==> flow/design.v <==
module	inv (A, Y);
   input A;
   output Y;
   not u1 (Y,A);
endmodule 
module	and2 (A, B, Y);
   input A, B;
   output Y;
   and u1 (Y,A,B);
endmodule 
module	and3 (A, B, C, Y);
   input A, B,C;
   output Y;
   and u1 (Y,A,B,C);
endmodule 
module	and4 (A,B,C,D, Y);
   input A,B,C,D;
   output Y;
   and u1 (Y,A,B,C,D);
endmodule 
module	and5 (A,B,C,D,E, Y);
   input A,B,C,D,E;
   output Y;
   and u1 (Y,A,B,C,D,E);
endmodule 
module	and8 (A,B,C,D,E,F,G,H, Y);
   input A,B,C,D,E,F,G,H;
   output Y;
   and u1 (Y,A,B,C,D,E,F,G,H);
endmodule 
module	nand2 (A, B, Y);
   input A, B;
   output Y;
   nand u1 (Y,A,B);
endmodule 
module	nand3 (A, B, C, Y);
   input A, B,C;
   output Y;
   nand u1 (Y,A,B,C);
endmodule 
module	nand4 (A,B,C,D, Y);
   input A,B,C,D;
   output Y;
   nand u1 (Y,A,B,C,D);
endmodule 
module	nand5 (A,B,C,D,E, Y);
   input A,B,C,D,E;
   output Y;
   nand u1 (Y,A,B,C,D,E);
endmodule 
module	nand8 (A,B,C,D,E,F,G,H, Y);
   input A,B,C,D,E,F,G,H;
   output Y;
   nand u1 (Y,A,B,C,D,E,F,G,H);
endmodule 
module	xor2 (A, B, Y);
   input A, B;
   output Y;
   xor u1 (Y,A,B);
endmodule 
module	xor3 (A, B, C, Y);
   input A, B,C;
   output Y;
   xor u1 (Y,A,B,C);
endmodule 
module	xor4 (A,B,C,D, Y);
   input A,B,C,D;
   output Y;
   xor u1 (Y,A,B,C,D);
endmodule 
module	xor5 (A,B,C,D,E, Y);
   input A,B,C,D,E;
   output Y;
   xor u1 (Y,A,B,C,D,E);
endmodule 
module	xor8 (A,B,C,D,E,F,G,H, Y);
   input A,B,C,D,E,F,G,H;
   output Y;
   xor u1 (Y,A,B,C,D,E,F,G,H);
endmodule 
module	nor2 (A, B, Y);
   input A, B;
   output Y;
   nor u1 (Y,A,B);
endmodule 
module	or2 (A, B, Y);
   input A, B;
   output Y;
   or u1 (Y,A,B);
endmodule 
module	or8 (A,B,C,D,E,F,G,H, Y);
   input A,B,C,D,E,F,G,H;
   output Y;
   or u1 (Y,A,B,C,D,E,F,G,H);
endmodule 
module	c1908 (InDataBus, InCheckBits, InExtSynBits,
				    ContE, ContB, ContF, ContG, ContH, ContK, ContL,
				    OutDataBus, OutSynCheckBits,
				    ByteParLo, ByteParHi, UncorrError);
   input [15:0] 	InDataBus;
   output [15:0] 	OutDataBus;
   input [5:0] 	InCheckBits;
   output [5:0] 	OutSynCheckBits;
   input [3:0] 	InExtSynBits;
   input 	ContE, ContB, ContF, ContG, ContH, ContK, ContL;
   output 	ByteParLo, ByteParHi, UncorrError;
   TopLevel1908 Ckt1908(InDataBus, InCheckBits, InExtSynBits,
				    ContE, ContB, ContF, ContG, ContH, ContK, ContL,
				    OutDataBus, OutSynCheckBits,
				    ByteParLo, ByteParHi, UncorrError);
endmodule  
module TopLevel1908(InDataBus, InCheckBits, InExtSynBits,
				    ContE, ContB, ContF, ContG, ContH, ContK, ContL,
				    OutDataBus, OutSynCheckBits,
				    ByteParLo, ByteParHi, UncorrError);
   input [15:0]  InDataBus;
   input [5:0]	  InCheckBits;
   input [3:0]	  InExtSynBits;
   input		  ContE, ContB, ContF, ContG, ContH, ContK, ContL;
   output [15:0] OutDataBus;
   output [5:0]  OutSynCheckBits;
   output		  ByteParLo, ByteParHi, UncorrError;
   wire [5:0]	  SynBits, NewSynBits, Not_NewSynBits, AllExtSynBits;
   wire		  ContIntM, ContIntP, CorrectionFlag;
   wire		  CorrectionFlagLo, CorrectionFlagHi;
   wire		  InDBParityLo, InDBParityHi;
   wire [15:0]	  DecodedSyn;
   wire [11:0]	  ProductSyn;
   SyndromeGenerator M1(InDataBus, InCheckBits, ContB, ContG, ContH,
			SynBits, InDBParityLo, InDBParityHi);
   ModifySyndrome M2(SynBits, InExtSynBits, InCheckBits, ContE, ContG, ContH,
		     NewSynBits, Not_NewSynBits, AllExtSynBits,
		     ContIntM, ContIntP);
   SyndromeDecode M3(NewSynBits, Not_NewSynBits, ContIntM, ContIntP,
		     ContE, ContB, ContF, ContG, ContH, ContK, ContL,
		     DecodedSyn, ProductSyn,
		     CorrectionFlag, CorrectionFlagLo, CorrectionFlagHi);
   DataBusCorrect M4(InDataBus, DecodedSyn, OutDataBus);
   SynCheckGenerator M5(SynBits, AllExtSynBits, CorrectionFlag, ContE, ContF, ContB,
			OutSynCheckBits);
   ByteParity M6(InDBParityHi, InCheckBits[3], CorrectionFlagHi, ContB, ContL,
		 ByteParHi);
   ByteParity M7(InDBParityLo, InCheckBits[5], CorrectionFlagLo, ContB, ContK,
		 ByteParLo);
   UncorrErrorGenerator M8(ProductSyn, Not_NewSynBits, CorrectionFlagHi, CorrectionFlagLo,
			   InCheckBits[1], InCheckBits[4],			   
			   ContE, ContF, ContB, ContG, ContH, ContIntM, ContIntP,
			   UncorrError);
endmodule  
module SyndromeGenerator(InDataBus, InCheckBits, ContB, ContG, ContH,
				    SynBits, InDBParityLo, InDBParityHi);
   input [15:0] InDataBus;
   input [5:0]	 InCheckBits;
   input		 ContB, ContG, ContH;
   output [5:0] SynBits;
   output		 InDBParityLo, InDBParityHi;
   wire         line0, line1, line2, line3, line4, line5, line6, line7, line8, line9, line10, 
                   line11, line12, line13, line14, line15, line16, line17, line18, line19, line20,
                   line21, line22, line23, line24, line25, line26, line27, line28, line29, line30, 
                   line31, line32, line33, line34, line35, line36, line37, line38, line39, line40,
                   line41, line42, line43, line44, line45, line46, line47, line48, line49, line50, 
                   line51, line52, line53, line54, line55, line56, line57, line58, line59, line60,
                   line61, line62, line63, line64, line65, line66, line67, line68, line69, line70, 
                   line71, line72, line73, line74, line75, line76, line77, line78, line79,
                   line80, line81, line82, line83, line84, line85, line86, line87, line88, line89, 
                   line90, line91, line92, line93;
  wire         Not_ContB, Not_ContH;
  wire         temp0, temp1, temp2, temp3, temp4, temp5;
   wire [15:0]	 NotInDataBus;
   inv UM1_0( .A(ContB), .Y(Not_ContB) );
   inv UM1_1( .A(ContH), .Y(Not_ContH) );
   and3 UM1_2( .A(InCheckBits[0]), .B(ContG), .C(Not_ContB), .Y(temp0) );
   and3 UM1_3( .A(InCheckBits[1]), .B(Not_ContH), .C(Not_ContB), .Y(temp1) );
   and3 UM1_4( .A(InCheckBits[2]), .B(Not_ContH), .C(Not_ContB), .Y(temp2) );
   and2 UM1_5( .A(InCheckBits[3]), .B(Not_ContB), .Y(temp3) );
   and3 UM1_6( .A(InCheckBits[4]), .B(ContG), .C(Not_ContB), .Y(temp4) );
   and2 UM1_7( .A(InCheckBits[5]), .B(Not_ContB), .Y(temp5) );
   inv UM1_8( .A(InDataBus[0]), .Y(NotInDataBus[0]) ),
      UM1_9( .A(InDataBus[1]), .Y(NotInDataBus[1]) ),
      UM1_10( .A(InDataBus[2]), .Y(NotInDataBus[2]) ),
      UM1_11( .A(InDataBus[3]), .Y(NotInDataBus[3]) ),
      UM1_12( .A(InDataBus[4]), .Y(NotInDataBus[4]) ),
      UM1_13( .A(InDataBus[5]), .Y(NotInDataBus[5]) ),
      UM1_14( .A(InDataBus[6]), .Y(NotInDataBus[6]) ),
      UM1_15( .A(InDataBus[7]), .Y(NotInDataBus[7]) ),
      UM1_16( .A(InDataBus[8]), .Y(NotInDataBus[8]) ),
      UM1_17( .A(InDataBus[9]), .Y(NotInDataBus[9]) ),
      UM1_18( .A(InDataBus[10]), .Y(NotInDataBus[10]) ),
      UM1_19( .A(InDataBus[11]), .Y(NotInDataBus[11]) ),
      UM1_20( .A(InDataBus[12]), .Y(NotInDataBus[12]) ),
      UM1_21( .A(InDataBus[13]), .Y(NotInDataBus[13]) ),
      UM1_22( .A(InDataBus[14]), .Y(NotInDataBus[14]) ),
      UM1_23( .A(InDataBus[15]), .Y(NotInDataBus[15]) );
   xor2 UM1_46( .A(NotInDataBus[7]), .B(NotInDataBus[5]), .Y(line46) );
   xor2 UM1_47( .A(line46), .B(NotInDataBus[2]), .Y(line47) );
   xor2 UM1_48( .A(NotInDataBus[14]), .B(NotInDataBus[9]), .Y(line48) );
   xor2 UM1_49( .A(line48), .B(NotInDataBus[11]), .Y(line49) );
   xor2 UM1_50( .A(line47), .B(line49), .Y(line50) );
   xor2 UM1_51( .A(line50), .B(temp0), .Y(SynBits[0]) );
   xor2 UM1_38( .A(NotInDataBus[8]), .B(NotInDataBus[13]), .Y(line38) );
   xor2 UM1_39( .A(line38), .B(NotInDataBus[15]), .Y(line39) );
   xor2 UM1_40( .A(NotInDataBus[14]), .B(temp1), .Y(line40) );
   xor2 UM1_41( .A(line40), .B(NotInDataBus[10]), .Y(line41) );
   xor2 UM1_42( .A(line39), .B(line41), .Y(line42) );
   xor2 UM1_43( .A(NotInDataBus[7]), .B(NotInDataBus[4]), .Y(line43) );
   xor2 UM1_44( .A(line43), .B(NotInDataBus[1]), .Y(line44) );
   xor2 UM1_45( .A(line42), .B(line44), .Y(SynBits[1]) );
   xor2 UM1_24( .A(NotInDataBus[0]), .B(temp2), .Y(line24) );
   xor2 UM1_25( .A(NotInDataBus[12]), .B(NotInDataBus[11]), .Y(line25) );
   xor2 UM1_26( .A(line25), .B(NotInDataBus[10]), .Y(line26) );
   inv UM1_27( .A(line26), .Y(line27) );
   xor2 UM1_28( .A(NotInDataBus[15]), .B(NotInDataBus[14]), .Y(line28) );
   xor2 UM1_29( .A(line28), .B(NotInDataBus[9]), .Y(line29) );
   xor2 UM1_30( .A(line27), .B(line29), .Y(line30) );
   xor2 UM1_31( .A(NotInDataBus[6]), .B(NotInDataBus[5]), .Y(line31) );
   xor2 UM1_32( .A(line31), .B(NotInDataBus[4]), .Y(line32) );
   inv UM1_33( .A(line32), .Y(line33) );
   xor2 UM1_34( .A(line30), .B(line33), .Y(line34) );
   inv UM1_35( .A(line34), .Y(line35) );
   inv UM1_36( .A(line24), .Y(line36) );
   xor2 UM1_37( .A(line36), .B(line35), .Y(SynBits[2]) );
   xor2 UM1_76( .A(NotInDataBus[3]), .B(NotInDataBus[13]), .Y(line76) );
   xor2 UM1_77( .A(line76), .B(temp3), .Y(line77) );
   xor2 UM1_78( .A(NotInDataBus[2]), .B(NotInDataBus[1]), .Y(line78) );
   xor2 UM1_79( .A(line78), .B(NotInDataBus[0]), .Y(line79) );
   xor2 UM1_80( .A(NotInDataBus[15]), .B(NotInDataBus[14]), .Y(line80) );
   xor2 UM1_81( .A(line80), .B(NotInDataBus[9]), .Y(line81) );
   inv UM1_82( .A(line81), .Y(line82) );
   xor2 UM1_83( .A(line79), .B(line82), .Y(line83) );
   xor2 UM1_84( .A(line83), .B(line27), .Y(line84) );
   inv UM1_85( .A(line84), .Y(line85) );
   xor2 UM1_86( .A(line77), .B(line85), .Y(SynBits[3]) );
   xor2 UM1_52( .A(NotInDataBus[8]), .B(NotInDataBus[13]), .Y(line52) );
   xor2 UM1_53( .A(line52), .B(NotInDataBus[15]), .Y(line53) );
   inv UM1_54( .A(line53), .Y(line54) );
   xor2 UM1_55( .A(NotInDataBus[9]), .B(NotInDataBus[6]), .Y(line55) );
   xor2 UM1_56( .A(line55), .B(NotInDataBus[3]), .Y(line56) );
   inv UM1_57( .A(line56), .Y(line57) );
   xor2 UM1_58( .A(line54), .B(line57), .Y(line58) );
   xor2 UM1_59( .A(temp4), .B(NotInDataBus[12]), .Y(line59) );
   inv UM1_60( .A(line59), .Y(line60) );
   xor2 UM1_61( .A(line58), .B(line60), .Y(SynBits[4]) );
   xor2 UM1_62( .A(line29), .B(NotInDataBus[8]), .Y(line62) );
   xor2 UM1_63( .A(line62), .B(temp5), .Y(line63) );
   inv UM1_64( .A(line63), .Y(line64) );
   xor2 UM1_65( .A(NotInDataBus[2]), .B(NotInDataBus[1]), .Y(line65) );
   xor2 UM1_66( .A(line65), .B(NotInDataBus[0]), .Y(line66) );
   inv UM1_67( .A(line66), .Y(line67) );
   xor2 UM1_68( .A(NotInDataBus[6]), .B(NotInDataBus[5]), .Y(line68) );
   xor2 UM1_69( .A(line68), .B(NotInDataBus[4]), .Y(line69) );
   xor2 UM1_70( .A(line67), .B(line69), .Y(line70) );
   xor2 UM1_71( .A(NotInDataBus[7]), .B(NotInDataBus[3]), .Y(line71) );
   inv UM1_72( .A(line71), .Y(line72) );
   xor2 UM1_73( .A(line70), .B(line72), .Y(line73) );
   xor2 UM1_74( .A(line64), .B(line73), .Y(line74) );
   inv UM1_75( .A(line74), .Y(SynBits[5]) );
   xor2 UM1_87( .A(line67), .B(line69), .Y(line87) );
   xor2 UM1_88( .A(line87), .B(line72), .Y(InDBParityLo) );
   xor2 UM1_89( .A(NotInDataBus[12]), .B(NotInDataBus[11]), .Y(line89) );
   xor2 UM1_90( .A(line89), .B(NotInDataBus[10]), .Y(line90) );
   xor2 UM1_91( .A(line82), .B(line90), .Y(line91) );
   xor2 UM1_92( .A(NotInDataBus[13]), .B(NotInDataBus[8]), .Y(line92) );
   inv UM1_93( .A(line92), .Y(line93) );
   xor2 UM1_94( .A(line91), .B(line93), .Y(InDBParityHi) );
endmodule  
module ModifySyndrome(SynBits, InExtSynBits, InCheckBits, ContE, ContG, ContH,
				  NewSynBits, Not_NewSynBits, AllExtSynBits,
				  ContIntM, ContIntP);
   input [5:0]	 SynBits;
   input [3:0]	 InExtSynBits;
   input [5:0]	 InCheckBits;
   input		 ContE, ContG, ContH;
   output [5:0] NewSynBits, Not_NewSynBits, AllExtSynBits;
   output		 ContIntM, ContIntP;
   wire         Not_ContE, Not_ContH;
   wire         temp0, temp1, temp2, temp3, temp4, temp5, line7, line10;
   inv  UM2_0( .A(ContE), .Y(Not_ContE) );
   and2 UM2_1( .A(SynBits[0]), .B(Not_ContE), .Y(temp0) ),
        UM2_2( .A(SynBits[1]), .B(Not_ContE), .Y(temp1) ),
        UM2_3( .A(SynBits[2]), .B(Not_ContE), .Y(temp2) ),
        UM2_4( .A(SynBits[3]), .B(Not_ContE), .Y(temp3) ),
        UM2_5( .A(SynBits[4]), .B(Not_ContE), .Y(temp4) ),
        UM2_6( .A(SynBits[5]), .B(Not_ContE), .Y(temp5) );
   assign AllExtSynBits[3:0] = InExtSynBits[3:0];
   nand2 UM2_7( .A(ContG), .B(Not_ContE), .Y(line7) );
   and2 UM2_8( .A(InCheckBits[0]), .B(line7), .Y(AllExtSynBits[4]) );
   inv  UM2_9( .A(ContH), .Y(Not_ContH) );
   nand2 UM2_10( .A(Not_ContH), .B(Not_ContE), .Y(line10) );
   and2 UM2_11( .A(line10), .B(InCheckBits[2]), .Y(AllExtSynBits[5]) );
   nand2 UM2_12( .A(InCheckBits[1]), .B(line10), .Y(ContIntM) );
   nand2 UM2_13( .A(InCheckBits[4]), .B(line7), .Y(ContIntP) );
   xor2  UM2_14( .A(temp0), .B(AllExtSynBits[0]), .Y(NewSynBits[0]) ),
        UM2_15( .A(temp1), .B(AllExtSynBits[1]), .Y(NewSynBits[1]) ),
        UM2_16( .A(temp2), .B(AllExtSynBits[2]), .Y(NewSynBits[2]) ),
        UM2_17( .A(temp3), .B(AllExtSynBits[3]), .Y(NewSynBits[3]) ),
        UM2_18( .A(temp4), .B(AllExtSynBits[4]), .Y(NewSynBits[4]) ),
        UM2_19( .A(temp5), .B(AllExtSynBits[5]), .Y(NewSynBits[5]) );
   inv  UM2_20( .A(NewSynBits[0]), .Y(Not_NewSynBits[0]) ),
        UM2_21( .A(NewSynBits[1]), .Y(Not_NewSynBits[1]) ),
        UM2_22( .A(NewSynBits[2]), .Y(Not_NewSynBits[2]) ),
        UM2_23( .A(NewSynBits[3]), .Y(Not_NewSynBits[3]) ),
        UM2_24( .A(NewSynBits[4]), .Y(Not_NewSynBits[4]) ),
        UM2_25( .A(NewSynBits[5]), .Y(Not_NewSynBits[5]) );
endmodule  
module SyndromeDecode(NewSynBits, Not_NewSynBits, ContIntM, ContIntP,
				  ContE, ContB, ContF, ContG, ContH, ContK, ContL,
				  DecodedSyn, ProductSyn,
				  CorrectionFlag, CorrectionFlagLo, CorrectionFlagHi);
   input [5:0]	  NewSynBits, Not_NewSynBits;
   input		  ContIntM, ContIntP;
   input		  ContE, ContB, ContF, ContG, ContH, ContK, ContL;
   output [15:0] DecodedSyn;
   output [11:0] ProductSyn;
   output		  CorrectionFlag, CorrectionFlagLo, CorrectionFlagHi;
   wire         line0, line1, line2, line3, line4, line5, line6, line7;
   wire         Not_ContK, Not_ContL, Not_ContB, NotGH, ContIntLo, ContIntHi;
   inv  UM3_0( .A(ContK), .Y(Not_ContK) );
   inv  UM3_1( .A(ContL), .Y(Not_ContL) );  
   inv  UM3_2( .A(ContB), .Y(Not_ContB) );
   nand2 UM3_3( .A(ContG), .B(ContH), .Y(NotGH) );
   nand4 UM3_4( .A(Not_ContK), .B(ContE), .C(ContB), .D(NotGH), .Y(line4) );
   nand3 UM3_5( .A(ContF), .B(Not_ContB), .C(NotGH), .Y(line5) );
   nand2 UM3_6( .A(line4), .B(line5), .Y(ContIntLo) );
   nand4 UM3_7( .A(Not_ContL), .B(ContE), .C(ContB), .D(NotGH), .Y(line7) );
   nand2 UM3_8( .A(line7), .B(line5), .Y(ContIntHi) );
   and2 UM3_9 ( .A(ContIntM), .B(NewSynBits[5]), .Y(ProductSyn[0]) ),
       UM3_10( .A(Not_NewSynBits[0]), .B(Not_NewSynBits[1]), .Y(ProductSyn[1]) ),
       UM3_11( .A(Not_NewSynBits[4]), .B(Not_NewSynBits[2]), .Y(ProductSyn[2]) ),
       UM3_12( .A(Not_NewSynBits[0]), .B(NewSynBits[1]), .Y(ProductSyn[3]) ),
       UM3_13( .A(NewSynBits[0]), .B(Not_NewSynBits[1]), .Y(ProductSyn[4]) ),
       UM3_14( .A(NewSynBits[4]), .B(Not_NewSynBits[2]), .Y(ProductSyn[5]) ),
       UM3_15( .A(ContIntP), .B(Not_NewSynBits[3]), .Y(ProductSyn[6]) ),
       UM3_16( .A(NewSynBits[4]), .B(NewSynBits[2]), .Y(ProductSyn[7]) ),
       UM3_17( .A(ContIntM), .B(Not_NewSynBits[5]), .Y(ProductSyn[8]) ),
       UM3_18( .A(Not_NewSynBits[4]), .B(NewSynBits[2]), .Y(ProductSyn[9]) ),
       UM3_19( .A(ContIntP), .B(NewSynBits[3]), .Y(ProductSyn[10]) ),
       UM3_20( .A(NewSynBits[0]), .B(NewSynBits[1]), .Y(ProductSyn[11]) );
   and5 UM3_21( .A(ProductSyn[0]), .B(ProductSyn[10]), .C(ProductSyn[9]),
			.D(ProductSyn[1]), .E(ContIntLo), .Y(DecodedSyn[0]) ),
       UM3_22( .A(ProductSyn[0]), .B(ProductSyn[10]), .C(ProductSyn[2]),
			.D(ProductSyn[3]), .E(ContIntLo), .Y(DecodedSyn[1]) ),
       UM3_23( .A(ProductSyn[0]), .B(ProductSyn[10]), .C(ProductSyn[2]),
			.D(ProductSyn[4]), .E(ContIntLo), .Y(DecodedSyn[2]) ),
       UM3_24( .A(ProductSyn[0]), .B(ProductSyn[10]), .C(ProductSyn[5]),
			.D(ProductSyn[1]), .E(ContIntLo), .Y(DecodedSyn[3]) ),
       UM3_25( .A(ProductSyn[0]), .B(ProductSyn[6]), .C(ProductSyn[9]),
			.D(ProductSyn[3]), .E(ContIntLo), .Y(DecodedSyn[4]) ),
       UM3_26( .A(ProductSyn[0]), .B(ProductSyn[6]), .C(ProductSyn[9]),
			.D(ProductSyn[4]), .E(ContIntLo), .Y(DecodedSyn[5]) ),
       UM3_27( .A(ProductSyn[0]), .B(ProductSyn[6]), .C(ProductSyn[7]),
			.D(ProductSyn[1]), .E(ContIntLo), .Y(DecodedSyn[6]) ),
       UM3_28( .A(ProductSyn[0]), .B(ProductSyn[6]), .C(ProductSyn[2]),
			.D(ProductSyn[11]), .E(ContIntLo), .Y(DecodedSyn[7]) ),
       UM3_29( .A(ProductSyn[0]), .B(ProductSyn[6]), .C(ProductSyn[5]),
			.D(ProductSyn[3]), .E(ContIntHi), .Y(DecodedSyn[8]) ),
       UM3_30( .A(ProductSyn[0]), .B(ProductSyn[10]), .C(ProductSyn[7]),
			.D(ProductSyn[4]), .E(ContIntHi), .Y(DecodedSyn[9]) ),
       UM3_31( .A(ProductSyn[8]), .B(ProductSyn[10]), .C(ProductSyn[9]),
			.D(ProductSyn[3]), .E(ContIntHi), .Y(DecodedSyn[10]) ),
       UM3_32( .A(ProductSyn[8]), .B(ProductSyn[10]), .C(ProductSyn[9]),
			.D(ProductSyn[4]), .E(ContIntHi), .Y(DecodedSyn[11]) ),
       UM3_33( .A(ProductSyn[8]), .B(ProductSyn[10]), .C(ProductSyn[7]),
			.D(ProductSyn[1]), .E(ContIntHi), .Y(DecodedSyn[12]) ),
       UM3_34( .A(ProductSyn[8]), .B(ProductSyn[10]), .C(ProductSyn[5]),
			.D(ProductSyn[3]), .E(ContIntHi), .Y(DecodedSyn[13]) ),
       UM3_35( .A(ProductSyn[0]), .B(ProductSyn[10]), .C(ProductSyn[9]),
			.D(ProductSyn[11]), .E(ContIntHi), .Y(DecodedSyn[14]) ),
       UM3_36( .A(ProductSyn[0]), .B(ProductSyn[10]), .C(ProductSyn[7]),
			.D(ProductSyn[3]), .E(ContIntHi), .Y(DecodedSyn[15]) );
   or8 UM3_37( .A(DecodedSyn[0]), .B(DecodedSyn[1]), .C(DecodedSyn[2]),
			.D(DecodedSyn[3]), .E(DecodedSyn[4]), .F(DecodedSyn[5]),
			.G(DecodedSyn[6]), .H(DecodedSyn[7]), .Y(CorrectionFlagLo) );
   or8 UM3_38( .A(DecodedSyn[8]), .B(DecodedSyn[9]), .C(DecodedSyn[10]),
			.D(DecodedSyn[11]), .E(DecodedSyn[12]), .F(DecodedSyn[13]),
			.G(DecodedSyn[14]), .H(DecodedSyn[15]), .Y(CorrectionFlagHi) );
   or2 UM3_39( .A(CorrectionFlagLo), .B(CorrectionFlagHi), .Y(CorrectionFlag) );
endmodule  
module DataBusCorrect(InDataBus, DecodedSyn, OutDataBus);
   input [15:0]  InDataBus, DecodedSyn;
   output [15:0] OutDataBus;
   xor2 UM4_0( .A(InDataBus[0]), .B(DecodedSyn[0]), .Y(OutDataBus[0]) ),
      UM4_1( .A(InDataBus[1]), .B(DecodedSyn[1]), .Y(OutDataBus[1]) ),
      UM4_2( .A(InDataBus[2]), .B(DecodedSyn[2]), .Y(OutDataBus[2]) ),
      UM4_3( .A(InDataBus[3]), .B(DecodedSyn[3]), .Y(OutDataBus[3]) ),
      UM4_4( .A(InDataBus[4]), .B(DecodedSyn[4]), .Y(OutDataBus[4]) ),
      UM4_5( .A(InDataBus[5]), .B(DecodedSyn[5]), .Y(OutDataBus[5]) ),
      UM4_6( .A(InDataBus[6]), .B(DecodedSyn[6]), .Y(OutDataBus[6]) ),
      UM4_7( .A(InDataBus[7]), .B(DecodedSyn[7]), .Y(OutDataBus[7]) ),
      UM4_8( .A(InDataBus[8]), .B(DecodedSyn[8]), .Y(OutDataBus[8]) ),
      UM4_9( .A(InDataBus[9]), .B(DecodedSyn[9]), .Y(OutDataBus[9]) ),
      UM4_10( .A(InDataBus[10]), .B(DecodedSyn[10]), .Y(OutDataBus[10]) ),
      UM4_11( .A(InDataBus[11]), .B(DecodedSyn[11]), .Y(OutDataBus[11]) ),
      UM4_12( .A(InDataBus[12]), .B(DecodedSyn[12]), .Y(OutDataBus[12]) ),
      UM4_13( .A(InDataBus[13]), .B(DecodedSyn[13]), .Y(OutDataBus[13]) ),
      UM4_14( .A(InDataBus[14]), .B(DecodedSyn[14]), .Y(OutDataBus[14]) ),
      UM4_15( .A(InDataBus[15]), .B(DecodedSyn[15]), .Y(OutDataBus[15]) );
endmodule  
module SynCheckGenerator(SynBits, AllExtSynBits, CorrectionFlag, ContE,
					ContF, ContB, OutSynCheckBits);
   input [5:0]	 SynBits, AllExtSynBits;
   input		 CorrectionFlag;
   input		 ContE, ContF, ContB;
   output [5:0] OutSynCheckBits;
   wire         Not_ContF;
   inv  UM5_0( .A(ContF), .Y(Not_ContF) );
   SynCheckSlice UM5_1(SynBits[0], AllExtSynBits[0], CorrectionFlag, ContE,
				   Not_ContF, ContB, OutSynCheckBits[0]),
                 UM5_2(SynBits[1], AllExtSynBits[1], CorrectionFlag, ContE,
				   Not_ContF, ContB, OutSynCheckBits[1]),
                 UM5_3(SynBits[2], AllExtSynBits[2], CorrectionFlag, ContE,
				   Not_ContF, ContB, OutSynCheckBits[2]),
                 UM5_4(SynBits[3], AllExtSynBits[3], CorrectionFlag, ContE,
				   Not_ContF, ContB, OutSynCheckBits[3]),
                 UM5_5(SynBits[4], AllExtSynBits[4], CorrectionFlag, ContE,
				   Not_ContF, ContB, OutSynCheckBits[4]),
                 UM5_6(SynBits[5], AllExtSynBits[5], CorrectionFlag, ContE,
				   Not_ContF, ContB, OutSynCheckBits[5]);
endmodule  
module SynCheckSlice(SynBits_i, AllExtSynBits_i, CorrectionFlag, ContE,
				 NotContF, ContB, OutSynCheckBits_i);
   input	SynBits_i, AllExtSynBits_i;
   input	CorrectionFlag;
   input	ContE, NotContF, ContB;
   output	OutSynCheckBits_i;
   wire         line0, line1, line2 ;
   and3 SCS_0( .A(AllExtSynBits_i), .B(ContE), .C(CorrectionFlag), .Y(line0) );
   xor2  SCS_1( .A(SynBits_i), .B(line0), .Y(line1) );
   nand2 SCS_2( .A(NotContF), .B(ContB), .Y(line2) );
   and2 SCS_3( .A(line2), .B(line1), .Y(OutSynCheckBits_i) );
endmodule  
module ByteParity (InDBParity_N, InCheckBit_N, CorrectionFlag_N, ContB, Cont_N,
			    ByteParity_N);
   input	InDBParity_N, InCheckBit_N, CorrectionFlag_N;
   input	ContB, Cont_N;
   output	ByteParity_N;
   wire         line0, line1, line2, line3, line4, line5, line6, line7, line8;
   wire         Not_Cont_N, Not_ContB, Not_InDBParity_N;
   inv UM6_7_0( .A(ContB), .Y(Not_ContB) ),
      UM6_7_1( .A(Cont_N), .Y(Not_Cont_N) ),
      UM6_7_2( .A(InDBParity_N), .Y(Not_InDBParity_N) );
   nand2 UM6_7_3( .A(ContB), .B(Not_Cont_N), .Y(line3) );
   and2 UM6_7_4( .A(line3), .B(Not_InDBParity_N), .Y(line4) );
   and2 UM6_7_5( .A(CorrectionFlag_N), .B(Not_ContB), .Y(line5) );
   xor2  UM6_7_6( .A(line5), .B(line4), .Y(line6) );
   nand2 UM6_7_7( .A(InCheckBit_N), .B(Cont_N), .Y(line7) );
   and2 UM6_7_8( .A(line7), .B(ContB), .Y(line8) );
   xor2  UM6_7_9( .A(line6), .B(line8), .Y(ByteParity_N) );
endmodule  
module UncorrErrorGenerator (ProductSyn, Not_NewSynBits, CorrectionFlagHi, CorrectionFlagLo,
			     InCheckBit1, InCheckBit4,
			     ContE,ContF, ContB, ContG, ContH, ContIntM, ContIntP,
			     UncorrError);
   input [11:0]	ProductSyn;
   input [5:0]	Not_NewSynBits;
   input	InCheckBit1, InCheckBit4;	
   input	CorrectionFlagHi, CorrectionFlagLo;
   input	ContE, ContF, ContB, ContG, ContH, ContIntM, ContIntP;
   output	UncorrError;
   wire		 UESignal, ErrorFREE;
   wire         line0, line1, line2, line3, line4, line5, line6, line7, line8, line9,
		line10, line11, line12, line13, line14, line15, line16, line17, line18;
   wire         Not_ContH, Not_ContE, Not_ContB, Not_ContF, NotM, NotP, NotGH, ContIntUE, NotCorrFlagHi, NotCorrFlagLo;
   inv  UM8_0( .A(ContH), .Y(Not_ContH) ),
        UM8_1( .A(ContE), .Y(Not_ContE) ),
        UM8_2( .A(ContB), .Y(Not_ContB) ),
        UM8_3( .A(ContF), .Y(Not_ContF) ),
        UM8_4( .A(ContIntM), .Y(NotM) ),
        UM8_5( .A(ContIntP), .Y(NotP) );
   nand2 UM8_6( .A(ContG), .B(ContH), .Y(NotGH) );
   and3 UM8_7( .A(ContF), .B(Not_ContB), .C(NotGH), .Y(ContIntUE) );
   UEGen UM8_8(ProductSyn, ContIntUE, NotM, NotP, Not_NewSynBits[3], Not_NewSynBits[5],
	       UESignal);
   nand2 UM8_9( .A(Not_ContH), .B(Not_ContE), .Y(line9) ),
         UM8_10( .A(InCheckBit1), .B(line9), .Y(line10) ),
         UM8_11( .A(ContG), .B(Not_ContE), .Y(line11) ),
         UM8_12( .A(InCheckBit4), .B(line11), .Y(line12 ) );
   nand8 UM8_13( .A(Not_NewSynBits[0]), .B(Not_NewSynBits[1]), .C(Not_NewSynBits[2]),
		 .D(Not_NewSynBits[3]), .E(Not_NewSynBits[4]), .F(Not_NewSynBits[5]),
		 .G(line10), .H(line12), .Y(ErrorFREE) );
   inv  UM8_14( .A(CorrectionFlagHi), .Y(NotCorrFlagHi) ),
        UM8_15( .A(CorrectionFlagLo), .Y(NotCorrFlagLo) );
   and3 UM8_16( .A(NotCorrFlagLo), .B(NotCorrFlagHi), .C(UESignal), .Y(line16) );
   and4 UM8_17( .A(Not_ContB), .B(ErrorFREE), .C(ContF), .D(line16), .Y(line17) );
   and3 UM8_18( .A(Not_ContB), .B(ErrorFREE), .C(Not_ContF), .Y(line18) );
   nor2 UM8_19( .A(line18), .B(line17), .Y(UncorrError) );
endmodule  
module UEGen(ProductSyn, ContIntUE, NotM, NotP, NotNewSynBit3, NotNewSynBit5,
		   UESignal);
   input [11:0] ProductSyn;
   input	ContIntUE, NotM, NotP, NotNewSynBit3, NotNewSynBit5;
   output	UESignal;
   wire line0, line1, line2, line3, line4, line5, line6, line7, line8, line9;
   and2 UEG_0( .A(NotP), .B(NotNewSynBit3), .Y(line0) ),
        UEG_1( .A(NotM), .B(NotNewSynBit5), .Y(line1) );
   nand5 UEG_2( .A(ProductSyn[0]), .B(ProductSyn[6]), .C(ProductSyn[2]),
		.D(ProductSyn[1]), .E(ContIntUE), .Y(line2) ),
         UEG_3( .A(ProductSyn[8]), .B(ProductSyn[10]), .C(ProductSyn[2]),
		.D(ProductSyn[1]), .E(ContIntUE), .Y(line3) ),
         UEG_4( .A(ProductSyn[8]), .B(ProductSyn[6]), .C(ProductSyn[9]),
		.D(ProductSyn[1]), .E(ContIntUE), .Y(line4) ),
         UEG_5( .A(ProductSyn[8]), .B(ProductSyn[6]), .C(ProductSyn[2]),
		.D(ProductSyn[3]), .E(ContIntUE), .Y(line5) ),
         UEG_6( .A(ProductSyn[8]), .B(ProductSyn[6]), .C(ProductSyn[2]),
		.D(ProductSyn[4]), .E(ContIntUE), .Y(line6) ),
         UEG_7( .A(ProductSyn[8]), .B(ProductSyn[6]), .C(ProductSyn[5]),
		.D(ProductSyn[1]), .E(ContIntUE), .Y(line7) ),
         UEG_8( .A(ProductSyn[8]), .B(line0), .C(ProductSyn[2]),
		.D(ProductSyn[1]), .E(ContIntUE), .Y(line8) ),
         UEG_9( .A(line1), .B(ProductSyn[6]), .C(ProductSyn[2]),
	        .D(ProductSyn[1]), .E(ContIntUE), .Y(line9) );
   and8 UEG_10( .A(line2), .B(line3), .C(line4), .D(line5), .E(line6),
		.F(line7), .G(line8), .H(line9), .Y(UESignal) );
endmodule  
module error_correction # (
    parameter puf_sig_length     = 256,
    parameter ipid_N             = 16
)
(
    input                                clk,
    input                                rst_n,
    input        [1:0]                   pcm_instruction,
    input        [puf_sig_length-1:0]    pcm_puf_in,
    input                                pcm_puf_in_valid,
    input        [$clog2(ipid_N)-1:0]    pcm_ipid_number,
    output logic [puf_sig_length-1:0]    pcm_puf_out,
    output logic                         pcm_puf_out_valid,
    output logic                         pcm_S_c  
);  
typedef enum logic [1:0] {IDLE, PROVISION_ID, CORRECT_SIG} state_t;
state_t state_r; 
logic [(6*(puf_sig_length/16))-1:0] parity_bits [0:ipid_N-1];
wire [puf_sig_length-1:0] temp_corrected_out; 
genvar j;
generate
    for (j =0; j < puf_sig_length/16; j++) begin
        error_module errorX (.data(pcm_puf_in[((j+1)*16)-1:j*16]), .parity(parity_bits[pcm_ipid_number][((j+1)*6)-1:j*6]), .corrected_out(temp_corrected_out[((j+1)*16)-1:j*16]));
    end 
endgenerate 
always @(posedge clk) begin
    if (state_r == PROVISION_ID && pcm_puf_in_valid) begin
        for (int i = 0; i < puf_sig_length/16; i++) begin
            parity_bits[pcm_ipid_number][0+(6*i)] <= pcm_puf_in[2+(16*i)] ^ pcm_puf_in[5+(16*i)] ^ pcm_puf_in[7+(16*i)] ^ pcm_puf_in[9+(16*i)] ^ pcm_puf_in[11+(16*i)] ^ pcm_puf_in[14+(16*i)];
            parity_bits[pcm_ipid_number][1+(6*i)] <= pcm_puf_in[1+(16*i)] ^ pcm_puf_in[4+(16*i)] ^ pcm_puf_in[7+(16*i)] ^ pcm_puf_in[8+(16*i)] ^ pcm_puf_in[10+(16*i)] ^ pcm_puf_in[13+(16*i)] ^ pcm_puf_in[14+(16*i)] ^ pcm_puf_in[15+(16*i)];
            parity_bits[pcm_ipid_number][2+(6*i)] <= pcm_puf_in[0+(16*i)] ^ pcm_puf_in[4+(16*i)] ^ pcm_puf_in[5+(16*i)] ^ pcm_puf_in[6+(16*i)] ^ pcm_puf_in[9+(16*i)] ^ pcm_puf_in[10+(16*i)] ^ pcm_puf_in[11+(16*i)] ^ pcm_puf_in[12+(16*i)] ^ pcm_puf_in[14+(16*i)] ^ pcm_puf_in[15+(16*i)];
            parity_bits[pcm_ipid_number][3+(6*i)] <= pcm_puf_in[0+(16*i)] ^ pcm_puf_in[1+(16*i)] ^ pcm_puf_in[2+(16*i)] ^ pcm_puf_in[3+(16*i)] ^ pcm_puf_in[4+(16*i)] ^ pcm_puf_in[9+(16*i)] ^ pcm_puf_in[10+(16*i)] ^ pcm_puf_in[11+(16*i)] ^ pcm_puf_in[12+(16*i)] ^ pcm_puf_in[13+(16*i)] ^ pcm_puf_in[14+(16*i)] ^ pcm_puf_in[15+(16*i)];
            parity_bits[pcm_ipid_number][4+(6*i)] <= pcm_puf_in[3+(16*i)] ^ pcm_puf_in[6+(16*i)] ^ pcm_puf_in[8+(16*i)] ^ pcm_puf_in[9+(16*i)] ^ pcm_puf_in[12+(16*i)]  ^ pcm_puf_in[13+(16*i)] ^ pcm_puf_in[15+(16*i)];
            parity_bits[pcm_ipid_number][5+(6*i)] <= pcm_puf_in[0+(16*i)] ^ pcm_puf_in[1+(16*i)] ^ pcm_puf_in[2+(16*i)] ^ pcm_puf_in[3+(16*i)] ^ pcm_puf_in[4+(16*i)] ^ pcm_puf_in[5+(16*i)] ^ pcm_puf_in[6+(16*i)] ^ pcm_puf_in[7+(16*i)] ^ pcm_puf_in[8+(16*i)] ^ pcm_puf_in[9+(16*i)] ^ pcm_puf_in[14+(16*i)] ^ pcm_puf_in[15+(16*i)];                 
        end 
    end
end
always @(posedge clk, negedge rst_n) begin
    if (~rst_n) begin
        state_r <= IDLE; 
        pcm_puf_out_valid <= 0;
        pcm_puf_out <= 0; 
        pcm_S_c <= 0; 
    end 
    else begin
        case (state_r) 
            IDLE : begin
                pcm_S_c <= 0; 
                pcm_puf_out_valid <= 0;
                pcm_puf_out_valid <= 0;
                if (pcm_instruction == 2'b01) begin
                    state_r <= PROVISION_ID; 
                end 
                else if (pcm_instruction == 2'b10) begin
                    state_r <= CORRECT_SIG; 
                end 
            end 
            PROVISION_ID : begin  
                if (pcm_puf_in_valid) begin 
                    pcm_S_c <= 1; 
                    if (pcm_instruction == 2'b00) begin 
                        state_r <= IDLE; 
                        pcm_S_c <= 0; 
                    end 
                end 
            end 
            CORRECT_SIG : begin
                pcm_puf_out <= temp_corrected_out; 
                pcm_puf_out_valid <= 1;
                if (pcm_instruction == 2'b00) begin
                    state_r <= IDLE; 
                end 
            end 
        endcase 
    end 
end 
endmodule 
module error_module (
    input   [15:0]  data, 
    input   [5:0]   parity, 
    output logic [15:0]  corrected_out
    );
	wire ContG = 1'b1;
	wire ContH = 1'b0;
	wire ContB = 1'b0;
	wire ContE = 1'b0;
	wire ContF = 1'b1;
	wire ContK = 1'b1;
	wire ContL = 1'b1;
    wire ByteParLo1, ByteParHi1;
	wire UncorrError1;
    wire [5 :0] OutSynCheckBits;
	c1908 error_correction_1 (.InDataBus(data), .InCheckBits(parity), .InExtSynBits(4'b0000), 
	.ContE(ContE), .ContB(ContB), .ContF(ContF), .ContG(ContG), .ContH(ContH), .ContK(ContK), .ContL(ContL),
	.OutDataBus(corrected_out), .ByteParLo(ByteParLo1), .ByteParHi(ByteParHi1), .UncorrError(UncorrError1),
	.OutSynCheckBits(OutSynCheckBits));
endmodule
# Tool chain data of error_correction
# What the tools print for error_correction, step after step.
# Line numbers count from 1 in the design file above.
# Operators carry their Yosys type and port widths (W data, S select, Z words).
# Cell names lack the library's common part.
# A cell with n/a has no value.
# design
top_module	error_correction
clk_port	clk
cell_library	sky130hd
corner	tt_025C_1v80

# Elaborated design
# Counts by Yosys on the flattened word-level netlist (proc, flatten, opt, wreduce; memories kept). Register bits leave out memories and registers merged into their read ports (data or address). Print and check cells are left out. Cells with the same type and inputs are merged into one.
# Memory sizes are those after Yosys's memory passes, which may raise the word count (mostly to a power of two), join words into wider ones and drop unused or constant bits.
# word_totals
regBits	260
ram_bits	1536
memories	1
in_bits	265
output_inout_bits	258
elab_cells	2925
# mem_list
memory	words	word_bits	rd	write_ports	line_no	text
parity_bits	16	96	1	1	531	logic [(6*(puf_sig_length/16))-1:0] parity_bits [0:ipid_N-1];
# classes
n_eq	6
mux	106
logic	2800
reduce_logical	8
# ops
op	count
$mux W96	96
$xor A1 B1 Y1	1648
$and A1 B1 Y1	608
$not A1 Y1	544
$mux W2	4
$pmux W2 S3	1
$eq A2 B1 Y1 const B	2
$eq A2 B2 Y1 const B	2
$logic_not A2 Y1	2
$reduce_bool A2 Y1	2
$pmux W1 S2	2
$ne A3 B3 Y1 const B	1
$reduce_and A3 Y1	1
$reduce_bool A3 Y1	1
$mux W1	3
$ne A2 B2 Y1 const B	1
$reduce_and A2 Y1	1
$logic_and A1 B1 Y1	1

# Longest topological paths
# Yosys ltp: most cells in a row. Word level: on the elaborated netlist, between registers, memories and ports. Mapped: between sequential cells and ports; inverters and the memories' decode and read muxes count.
# depth
depth_word	13
abc_area	0
mapped_depth	14
depth_no_buf	7

# Netlist
# The flow's flattened synthesis, as Yosys stat reports it; memories are mapped. The netlist is that of the ABC_AREA named above (0 if unset); the other value can give another one.
# The area totals of this step are shown rounded.
# synth_totals
cell_count	4461
yosys_area_um2	80600
sequential_area_um2	52700
flip_flops	1797
buf_cells	209
# by_type
type	count	area_total_um2
edfxtp_1	1536	4.61E+04
mux4_2	431	9706.81
dfrtp_1	260	6506.24
xnor2_1	405	3.55E+03
xnor3_1	118	2.66E+03
xor2_1	176	1.54E+03
mux4_1	41	1.08E+03
nor2_1	249	934.646
a21oi_1	178	890.854
xor3_1	23	546.774
nand3_1	98	490.47
nand4_1	67	419.152
a31oi_1	66	412.896
clkbuf_1	99	371.606
a2111o_1	28	315.302
nand2_1	80	300.288
buf_6	25	281.52
or3_1	43	269.008
# Not listed: further types 55, cells in them 538.
# The figures by module come from a second, unflattened synthesis with its own total; it is not the netlist above.
# unflattened
cells_unflattened	8257
area_unflattened_um2	101000
# Each row is one instance without its submodules.
# modules
mod	instances	cells	mod_area_um2	seq_area_um2
error_correction	1	3361	72100	52700
xor2	1424	1	8.8	0.0
and2	576	1	6.3	0.0
inv	928	1	3.8	0.0
and5	256	3	12.5	0.0
nand5	128	2	11.3	0.0
nand2	352	1	3.8	0.0
and3	208	1	6.3	0.0
or8	32	3	16.3	0.0
ModifySyndrome	16	4	30.0	0.0
nand8	16	3	18.8	0.0
and8	16	3	16.3	0.0
nand4	32	1	6.3	0.0
and4	16	1	8.8	0.0
# Modules not listed: 14.

# Worst setup path after synthesis
# Source: OpenSTA report_checks on the synthesized netlist (no wires, ideal clock, input and output delay 20% of the period each), path of least setup slack; recovery checks are left aside. Register names are those of the netlist, which keeps one name where synthesis merged equal registers.
# synth_timing
path_kind	input -> register
start	in pcm_ipid_number[1]
end	mem parity_bits[0][0]
clock_period_ps	5000
in_delay_ps	1000
setup_time_ps	668
launch_ps	1000
arrival_time_ps	9052
required_time_ps	4332
slack_ps	-4721
path_delay_ps	8720
stages	9
path_buffers	7
synth_period_reached_ps	9721
# "path_delay_ps" is the arrival time less input delay plus setup time.
# "stages" counts driving pins, that of a launching flip-flop among them; a cell with two outputs on the path counts twice.
# "synth_period_reached_ps" is the clock period less the worst setup slack; recovery checks do not enter. This is arithmetic on one report: input and output delays are still those of the set period (20% each).
# synth_between
path_cell_list	buf_4 > buf_6 > buf_4 > buf_2 > buf_4 > buf_2 > buf_2 > or3_1 > nor3_1
# synth_rtl
item	line_no	text
start: declaration	524	input        [$clog2(ipid_N)-1:0]    pcm_ipid_number,
end: declaration	531	logic [(6*(puf_sig_length/16))-1:0] parity_bits [0:ipid_N-1];
# Chain of elaborated cells between the ends: none given.

# Timing after layout
# From the final timing report of flow run A: the path of least setup slack in the routed layout; clock arrival at registers is part of the times.
# The path's times are printed in steps of 10 ps; the period is the one set.
# layout_timing
path_kind	input -> register
start	in pcm_ipid_number[3]
end	mem parity_bits[13][51]
clock_period_ps	5000
in_delay_ps	1000
setup_time_ps	290
launch_ps	1000
arrival_time_ps	5290
required_time_ps	5550
slack_ps	270
stages	12
path_buffers	10
# layout_between
path_cell_list	buf_2 > buf_4 > buf_4 > buf_4 > clkbuf_4 > nand2_1 > nor2_4 > buf_16 > buf_16 > buf_16 > buf_16 > buf_16
# layout_rtl
item	line_no	text
start: declaration	524	input        [$clog2(ipid_N)-1:0]    pcm_ipid_number,
end: declaration	531	logic [(6*(puf_sig_length/16))-1:0] parity_bits [0:ipid_N-1];
# Chain of elaborated cells between the ends: none given.

--- measured runs ---
Measured data: module error_correction, platform sky130hd, 2 stored runs of the flow under differing settings, order arbitrary. Input and output delays are each 20% of the period that was set; the output load is 0.01 pF.
"period_reached_ps" means the clock period less the worst setup slack. The figure is calculated, with input and output delays left at 20% of the set period.
"worst_path_allowed_less_slack_ps" = time allowed to the worst setup path (clock period - input delay - output delay, where it has them) - its slack; a late launch clock adds to it, a late capture clock takes from it.
By "design_power_uw" is meant OpenSTA's value without simulated activity: inputs other than the clock are taken to toggle once in ten clock periods, and the tool carries that through the logic.
"worst_path_allowed_less_slack_ps" is given in steps of 10 ps.
Values from the reports are rounded here.

Flow run A, flow files:
==> flow/run.sh <==
#!/bin/bash
# the make line also repeats the synthesis and layout settings of config.mk as NAME=value (left out here)
make -C /OpenROAD-flow-scripts/flow DESIGN_CONFIG=/design/flow/config.mk WORK_HOME=/design/flow/orfs CLKGATE_MAP_FILE= finish
==> flow/config.mk <==
export PLATFORM = sky130hd
export DESIGN_NAME = error_correction
export DESIGN_NICKNAME = error_correction
export VERILOG_FILES = /design/flow/design.v
export SDC_FILE = /design/flow/constraint.sdc
export NUM_CORES = 4
export LEC_CHECK = 0
export ABC_AREA = 0
export CAP_MARGIN = 20
export CELL_PAD_IN_SITES_DETAIL_PLACEMENT = 2
export CELL_PAD_IN_SITES_GLOBAL_PLACEMENT = 2
export CORE_ASPECT_RATIO = 0.56
export CORE_MARGIN = 2
export CORE_UTILIZATION = 49
export GPL_TIMING_DRIVEN = 0
export HOLD_SLACK_MARGIN = -0.03
export MIN_ROUTING_LAYER = met2
export SETUP_SLACK_MARGIN = 0.72
export SLEW_MARGIN = 35
export TNS_END_PERCENT = 30
==> flow/constraint.sdc <==
create_clock -name core_clock -period 5.0 [get_ports {clk}]
set_input_delay 1.0000 -clock core_clock [delete_from_list [all_inputs] [get_ports {clk}]]
set_output_delay 1.0000 -clock core_clock [all_outputs]
set_load 0.01 [all_outputs]

==> results of flow run A, as CSV <==
result,value
final_util_pct,60.9
design_die_area_um2,168000
post_route_stdcell_area_um2,99500
timing.setup.ws_ps,268
synthesis_area_um2,80600
worst_path_allowed_less_slack_ps,3730
path_kind,"input -> register"
total_negative_slack_ps,0
period_reached_ps,4732
design_power_uw,49800

Flow run B, flow files:
==> flow/run.sh <==
#!/bin/bash
# the make line also repeats the synthesis and layout settings of config.mk as NAME=value (left out here)
make -C /OpenROAD-flow-scripts/flow DESIGN_CONFIG=/design/flow/config.mk WORK_HOME=/design/flow/orfs CLKGATE_MAP_FILE= finish
==> flow/config.mk <==
export PLATFORM = sky130hd
export DESIGN_NAME = error_correction
export DESIGN_NICKNAME = error_correction
export VERILOG_FILES = /design/flow/design.v
export SDC_FILE = /design/flow/constraint.sdc
export NUM_CORES = 4
export LEC_CHECK = 0
export ABC_AREA = 0
export CAP_MARGIN = 20
export CELL_PAD_IN_SITES_DETAIL_PLACEMENT = 2
export CELL_PAD_IN_SITES_GLOBAL_PLACEMENT = 2
export CORE_ASPECT_RATIO = 0.56
export CORE_MARGIN = 9
export CORE_UTILIZATION = 70
export GPL_TIMING_DRIVEN = 1
export HOLD_SLACK_MARGIN = -0.03
export MIN_ROUTING_LAYER = met2
export SETUP_SLACK_MARGIN = 0.72
export SLEW_MARGIN = 10
export TNS_END_PERCENT = 30
==> flow/constraint.sdc <==
create_clock -name core_clock -period 5.72 [get_ports {clk}]
set_input_delay 1.1440 -clock core_clock [delete_from_list [all_inputs] [get_ports {clk}]]
set_output_delay 1.1440 -clock core_clock [all_outputs]
set_load 0.01 [all_outputs]

Flow run B: unfinished; error GPL-0301 in placement
--- end ---
